==> flow/design.v <==
`default_nettype none
module spm #(parameter size = 32)(
    input wire              clk, 
    input wire              rst,
    input wire              clr,
    input wire              y,
    input wire [size-1:0]   x,
    output wire             p
);
    wire[size-1:1] pp;
    wire[size-1:0] xy;
    genvar i;
    CSADD csa0 (.clk(clk), .rst(rst), .clr(clr), .x(x[0]&y), .y(pp[1]), .sum(p));
    generate 
        for(i=1; i<size-1; i=i+1) begin
            CSADD csa (.clk(clk), .rst(rst), .clr(clr), .x(x[i]&y), .y(pp[i+1]), .sum(pp[i]));
        end 
    endgenerate
    TCMP tcmp (.clk(clk), .rst(rst), .clr(clr), .a(x[size-1]&y), .s(pp[size-1]));
endmodule
module CSADD(
    input wire  clk, 
    input wire  rst,
    input wire  clr,
    input wire  x, 
    input wire  y,
    output reg  sum
);
    reg sc;
    wire hsum1, hco1;
    assign hsum1 = y ^ sc;
    assign hco1 = y & sc;
    wire hsum2, hco2;
    assign hsum2 = x ^ hsum1;
    assign hco2 = x & hsum1;
    always @(posedge clk or posedge rst) begin
        if (rst) begin
            sum <= 1'b0;
            sc <= 1'b0;
        end
        else if (clr) begin
            sum <= 1'b0;
            sc <= 1'b0;
        end
        else begin
            sum <= hsum2;
            sc <= hco1 ^ hco2;
        end
    end
endmodule
module TCMP (
    input wire  clk, 
    input wire  rst,
    input wire  clr,
    input wire  a, 
    output reg  s
);
    reg z;
    always @(posedge clk or posedge rst) begin
        if (rst) begin
            s <= 1'b0;
            z <= 1'b0;
        end
        else if (clr) begin
            s <= 1'b0;
            z <= 1'b0;
        end
        else begin
            z <= a | z;
            s <= a ^ z;
        end
    end
endmodule
`default_nettype none
module mul32 (
    input wire          clk,
    input wire          rst,
    input wire          start,
    input wire  [31:0]  mc,
    input wire  [31:0]  mp,
    output reg  [63:0]  p,
    output wire         done
);
    wire        pw;
    reg [31:0]  Y;
    reg [7:0]   cnt, ncnt;
    reg [1:0]   state, nstate;
    localparam  IDLE=0, RUNNING=1, DONE=2;
    always @(posedge clk or posedge rst)
        if(rst)
            state  <= IDLE;
        else 
            state <= nstate;
    always @*
        case(state)
            IDLE    :   if(start) nstate = RUNNING; else nstate = IDLE;
            RUNNING :   if(cnt == 64) nstate = DONE; else nstate = RUNNING; 
            DONE    :   if(start) nstate = RUNNING; else nstate = DONE;
            default :   nstate = IDLE;
        endcase
    always @(posedge clk)
        cnt <= ncnt;
    always @*
        case(state)
            IDLE    :   ncnt = 0;
            RUNNING :   ncnt = cnt + 1;
            DONE    :   ncnt = 0;
            default :   ncnt = 0;
        endcase
    always @(posedge clk or posedge rst)
        if(rst)
            Y <= 32'b0;
        else if((start == 1'b1)) 
            Y <= mp;
        else if(state==RUNNING) 
            Y <= (Y >> 1);
    always @(posedge clk) 
        if(start)
            p <= 64'b0;
        else if(state==RUNNING)
            p <= {pw, p[63:1]};
    wire y = (state==RUNNING) ? Y[0] : 1'b0;
    spm #(.size(32)) spm32(
        .clk(clk),
        .rst(rst),
        .clr(start),
        .x(mc),
        .y(y),
        .p(pw)
    );
    assign done = (state == DONE);
endmodule
`default_nettype none
module user_proj_mul32 
(
    input wb_clk_i,
    input wb_rst_i,
    input wbs_stb_i,
    input wbs_cyc_i,
    input wbs_we_i,
    input [3:0] wbs_sel_i,
    input [31:0] wbs_dat_i,
    input [31:0] wbs_adr_i,
    output reg wbs_ack_o,
    output reg [31:0] wbs_dat_o,
    output [2:0] irq
);
    reg start;
    wire done;
    wire sys_clk;
    localparam MC_OFF = 8'h00, MP_OFF = 8'h04, P0_OFF = 8'h08, P1_OFF = 8'h0C;
    reg  [31:0]         MP, MC;
    wire [63:0]         P;
    wire                valid           = wbs_stb_i & wbs_cyc_i;
    wire                we              = wbs_we_i && valid;
    wire                re              = ~wbs_we_i && valid;
    wire [3:0]          byte_wr_en      = wbs_sel_i & {4{we}}; 
    wire                we_mp_reg       = we & (wbs_adr_i[7:0] == MP_OFF);
    wire                we_mc_reg       = we & (wbs_adr_i[7:0] == MC_OFF);
    wire                re_mp_reg       = re & (wbs_adr_i[7:0] == MP_OFF);
    wire                re_mc_reg       = re & (wbs_adr_i[7:0] == MC_OFF);
    wire                re_p0_reg       = re & (wbs_adr_i[7:0] == P0_OFF);
    wire                re_p1_reg       = re & (wbs_adr_i[7:0] == P1_OFF);
    assign sys_clk = wb_clk_i;
    always @(posedge sys_clk or posedge wb_rst_i) begin  
        if(wb_rst_i)
            MC <= 32'h0;
        else if(we_mc_reg)  
            MC <= wbs_dat_i;
    end
    always @(posedge sys_clk or posedge wb_rst_i) begin  
        if(wb_rst_i)
            MP <= 32'h0;
        else if(we_mp_reg) 
            MP <= wbs_dat_i;
    end 
    always @(posedge sys_clk or posedge wb_rst_i) begin  
        if(wb_rst_i)
            wbs_ack_o <= 0;
        else
        begin
            if ((we_mc_reg || we_mp_reg || (re_p0_reg && done) || (re_p1_reg && done)))
            begin
                wbs_ack_o <=1;
            end
            else 
                wbs_ack_o <=0; 
        end
    end
    always@(posedge sys_clk or posedge wb_rst_i) begin
        if(wb_rst_i)
            wbs_dat_o <= 32'hDEADBEEF;
        else
        begin
            if (re_p0_reg)
                wbs_dat_o <= P[31:0];
            else if (re_p1_reg)
                 wbs_dat_o <= P[63:32];
            else if (re_mp_reg)
                 wbs_dat_o <= MP;
            else if (re_mc_reg)
                 wbs_dat_o <= MC;
            else
               wbs_dat_o <= 32'hDEADBEEF; 
        end
    end
    always @(posedge sys_clk) 
        start <= (we_mp_reg && wbs_ack_o) ? 1'b1 : 1'b0;
    assign irq = 3'b000;	 
    mul32 mul (
        .clk(wb_clk_i),
        .rst(wb_rst_i),
        .start(start),
        .mc(MC),
        .mp(MP),
        .p(P),
        .done(done)
    );
endmodule
* Reports on user_proj_mul32
What the tools print for user_proj_mul32, step after step.
Line numbers count from 1 in the design file above.
Cell names lack the library's common part.
A cell with - has no value.
- Design top :: user_proj_mul32
- Clock input :: wb_clk_i
- Standard-cell library :: sky130hd
- Library corner :: tt_025C_1v80

* Word-level counts
Counts by Yosys on the flattened word-level netlist (proc, flatten, opt, wreduce; memories kept). Register bits leave out memories and registers merged into their read ports (data or address). Print and check cells are left out. Cells with the same type and inputs are merged into one.
- Flip-flop bits (word level) :: 268
- Latch bits :: 0
- RAM bits :: 0
- Memory bits (read-only) :: 0
- Word width x clocked read ports :: 0
- Memories :: 0
- Bits of input ports :: 73
- Output and inout port bits :: 36
- Cells after elaboration :: 365
- Add/subtract/negate cells :: 1
- Multipliers :: 0
- Divide/modulo/power cells :: 0
- $lt $le $gt $ge :: 0
- Equality and inequality tests :: 6
- Shift operators :: 0
- Multiplexer cells :: 77
- Bitwise gates (word level) :: 197
- Reductions and logical operators :: 11
** Operators with widths (number)
- 32-bit 2-to-1 mux :: 6
- 1-bit AND :: 101
- 1-bit XOR :: 94
- 1-bit 2-to-1 mux :: 68
- 8-bit by 4-bit equality test with 1-bit output (second input constant) :: 2
- 8-bit by 1-bit adder with 8-bit output (second input constant) :: 1
- 8-bit by 3-bit equality test with 1-bit output (second input constant) :: 1
- 8-bit by 7-bit equality test with 1-bit output (second input constant) :: 1
- 8-bit logical NOT :: 1
- 2-bit parallel mux with 3-bit select :: 1
- 1-bit logical AND :: 5
- 2-bit 2-to-1 mux :: 2
- 1-bit logical OR :: 3
- 2-bit by 1-bit equality test with 1-bit output (second input constant) :: 1
- 2-bit equality test (second input constant) :: 1
- 2-bit logical NOT :: 1
- 2-bit nonzero test :: 1
- 1-bit OR :: 1
- 1-bit inverter :: 1

* Logic depth
Longest topological path by Yosys (ltp), each cell counted once; first at word level (registers and memories cut), then after technology mapping (sequential cells cut; the memories' decode and read muxes count).
- Word-level depth :: 7
- ABC_AREA :: 0
- Gate-level depth with buffers :: 6
- Depth with buffers taken out :: 5

* After synthesis
Source: synth_stat.txt of the flow (Yosys; design flattened, memories mapped). It holds for the ABC_AREA given above (unset counts as 0); a run with the other value may have another netlist.
** Cell types
- dfrtp_1 :: number 171, area in all 4.28E+03 sq um
- dfxtp_1 :: number 73, area in all 1.46E+03 sq um
- mux2i_1 :: number 95, area in all 950.912 sq um
- mux4_2 :: number 32, area in all 720.691 sq um
- dfstp_2 :: number 25, area in all 656.88 sq um
- fa_1 :: number 31, area in all 620.595 sq um
- mux2_4 :: number 29, area in all 435.418 sq um
- nor2b_1 :: number 64, area in all 400.384 sq um
- mux2_2 :: number 31, area in all 349.085 sq um
- nor2_1 :: number 71, area in all 266.506 sq um
- and3_1 :: number 31, area in all 193.936 sq um
- o21ai_0 :: number 36, area in all 180.173 sq um
- nand2b_1 :: number 25, area in all 156.4 sq um
- clkbuf_1 :: number 37, area in all 138.883 sq um
- nand2_1 :: number 33, area in all 123.869 sq um
- and2_1 :: number 9, area in all 56.304 sq um
- mux2_1 :: number 4, area in all 45.043 sq um
- buf_1 :: number 10, area in all 37.536 sq um
Not listed: further types 22, cells in them 51.
- Cell count :: 858
- Cell area after synthesis :: 11434.7 sq um
- Sequential part of the area :: 6397.4 sq um
- Mapped flip-flops :: 269
- Buffers :: 60
By module: a second synthesis without flattening, with its own total; a netlist apart from the flattened one above.
- Cell total of the unflattened synthesis :: 884
- Area total of the unflattened synthesis :: 11617.4 sq um
Rows give one instance, submodules left out.
** Modules
- user_proj_mul32 :: times used 1, cells 261, area 4444.3 sq um, sequential area 2477.4 sq um
- mul32 :: times used 1, cells 394, area 4157.7 sq um, sequential area 2318.5 sq um
- CSADD :: times used 31, cells 6, area 86.3 sq um, sequential area 50.0 sq um
- spm #(size=32) :: times used 1, cells 35, area 255.2 sq um, sequential area 0.0 sq um
- TCMP :: times used 1, cells 8, area 83.8 sq um, sequential area 50.0 sq um

* Path before layout
OpenSTA on the mapped netlist: ideal clock, no wires. The path of least setup slack (recovery checks aside). Input and output delay are each 20% of the period. Register names are those of the netlist, which keeps one name where synthesis merged equal registers.
- Kind :: input port to flip-flop
- Start :: input port wbs_adr_i[5]
- End :: register MP[10]
- Period :: 10.0 ns
- External input delay :: 2.000 ns
- Setup time :: 0.125 ns
- Time at the first pin :: 2.000 ns
- Data arrival time :: 3.647 ns
- Required time :: 9.875 ns
- Path slack :: 6.228 ns
- Path delay :: 1.772 ns
- Stages :: 5
- Path buffers :: 2
- Synthesis period reached :: 3.772 ns
"path delay" = arrival - input delay + setup time.
"stages": output pins that drive a net of the path, with the launching flip-flop's if there is one; two outputs of one cell count as two.
"synthesis period reached" is the clock period less the worst setup slack; recovery checks do not enter. This is arithmetic on one report: input and output delays are still those of the set period (20% each).
The rows between start and end are the longest chain of elaborated cells between them; the timing report does not say that the signal goes this way. Where chains are equally long, one stands for them.
Each line given opens the expression or statement behind the cell; cells for indexed reads and writes are added by Yosys, which also makes memories of some case tables.
- Cells stage by stage :: or4b_4 or4_1 buf_2 buf_6 mux2_4
- Cells in the longest elaborated chain :: 2
- Elaborated cells on any way between the ends :: 2
- Those cells by class :: eq/ne: 1; logic: 1
** Ends and longest elaborated chain, post-synthesis
- from (decl) :: line 143 : input [31:0] wbs_adr_i,
- 8-bit by 3-bit equality test with 1-bit output :: line 158 : wire                we_mp_reg       = we & (wbs_adr_i[7:0] == MP_OFF);
- 1-bit AND :: line 158
- to (assign) :: line 173 : MP <= 32'h0;
- to (assign) :: line 175 : MP <= wbs_dat_i;
- to (decl) :: line 152 : reg  [31:0]         MP, MC;

* Worst path after layout
From the final timing report of run A: the path of least setup slack in the routed layout; clock arrival at registers is part of the times.
- Kind :: input port to flip-flop
- Start :: input port wbs_adr_i[1]
- End :: register MC[26]
- Period :: 2.98 ns
- External input delay :: 0.60 ns
- Setup time :: 0.11 ns
- Time at the first pin :: 0.60 ns
- Data arrival time :: 3.20 ns
- Required time :: 3.43 ns
- Path slack :: 0.23 ns
- Stages :: 5
- Path buffers :: 2
The rows between start and end are the longest chain of elaborated cells between them; the timing report does not say that the signal goes this way. Where chains are equally long, one stands for them.
- Cells stage by stage :: clkdlybuf4s50_1 or4b_4 nor4_2 buf_2 mux2_2
- Cells in the longest elaborated chain :: 2
- Elaborated cells on any way between the ends :: 2
- Those cells by class :: logic: 1; reduce/logical: 1
** Ends and longest elaborated chain, after layout
- from (decl) :: line 143 : input [31:0] wbs_adr_i,
- 8-bit logical NOT :: line 159 : wire                we_mc_reg       = we & (wbs_adr_i[7:0] == MC_OFF);
- 1-bit AND :: line 159
- to (assign) :: line 167 : MC <= 32'h0;
- to (assign) :: line 169 : MC <= wbs_dat_i;
- to (decl) :: line 152 : reg  [31:0]         MP, MC;

Data sheet: physical implementation of user_proj_mul32

Below are 3 stored runs of the flow (Yosys, OpenROAD; platform sky130hd) on user_proj_mul32, each with its settings and what was measured, unordered. Constraints: input delay and output delay 20% of the set period each, output load 0.01 pF.
"clock period reached" means the clock period less the worst setup slack. The figure is calculated, with input and output delays left at 20% of the set period.
"allowed time less slack (worst setup path)": the worst setup path's part of the clock period (all of it between registers, 20% less for each end at a port) less its slack. A launch clock that arrives late makes it longer, a capture clock that arrives late makes it shorter.
"total power of the final layout" is the tool's figure for a default switching activity; nothing was simulated.

** Run A
- Settings :: CAP_MARGIN=40; CORE_UTILIZATION=22; CTS_CLUSTER_DIAMETER=358; GPL_TIMING_DRIVEN=0; MIN_ROUTING_LAYER=met2; PLACE_DENSITY=0.59; SLEW_MARGIN=35; period_ns=2.98; CORE_MARGIN=2
- Total power of the final layout :: 8052 µW
- Setup slack of the worst path :: 0.227 ns
- Overall die area :: 53814.7 sq um
- Std-cell area (final layout) :: 14412.6 sq um
- Clock period reached :: 2.753 ns
- Area of the synthesized netlist :: 11434.7 sq um
- Post-layout utilization :: 28.1%
- Allowed time less slack (worst setup path) :: 2.16 ns
- Kind of the worst setup path :: input port to flip-flop
- Sum of negative setup slack :: 0.000 ns

** Run B
- Settings :: CAP_MARGIN=35; CORE_ASPECT_RATIO=0.75; CORE_UTILIZATION=61; MAX_ROUTING_LAYER=met4; PLACE_DENSITY=0.92; SETUP_SLACK_MARGIN=1.78; TNS_END_PERCENT=5; period_ns=6.63; CORE_MARGIN=2; SLEW_MARGIN=20
- Overall die area :: 19868.0 sq um
- Clock period reached :: 3.667 ns
- Total power of the final layout :: 3113 µW
- Area of the synthesized netlist :: 11434.7 sq um
- Post-layout utilization :: 71.9%
- Setup slack of the worst path :: 2.963 ns
- Std-cell area (final layout) :: 13260.2 sq um
- Allowed time less slack (worst setup path) :: 2.34 ns
- Kind of the worst setup path :: input port to flip-flop
- Sum of negative setup slack :: 0.000 ns

** Run C
- Settings :: ABC_AREA=1; CAP_MARGIN=35; CELL_PAD_IN_SITES_DETAIL_PLACEMENT=2; CELL_PAD_IN_SITES_GLOBAL_PLACEMENT=1; CORE_UTILIZATION=26; CTS_CLUSTER_DIAMETER=35; GPL_ROUTABILITY_DRIVEN=1; GPL_TIMING_DRIVEN=0; MIN_ROUTING_LAYER=met2; SLEW_MARGIN=5; TNS_END_PERCENT=15; period_ns=5.66; CORE_MARGIN=2
- Setup slack of the worst path :: 2.759 ns
- Clock period reached :: 2.901 ns
- Allowed time less slack (worst setup path) :: 1.77 ns
- Kind of the worst setup path :: input port to flip-flop
- Sum of negative setup slack :: 0.000 ns
- Total power of the final layout :: 5383 µW
- Area of the synthesized netlist :: 11741.3 sq um
- Overall die area :: 46874.4 sq um
- Std-cell area (final layout) :: 15272.1 sq um
- Post-layout utilization :: 34.4%
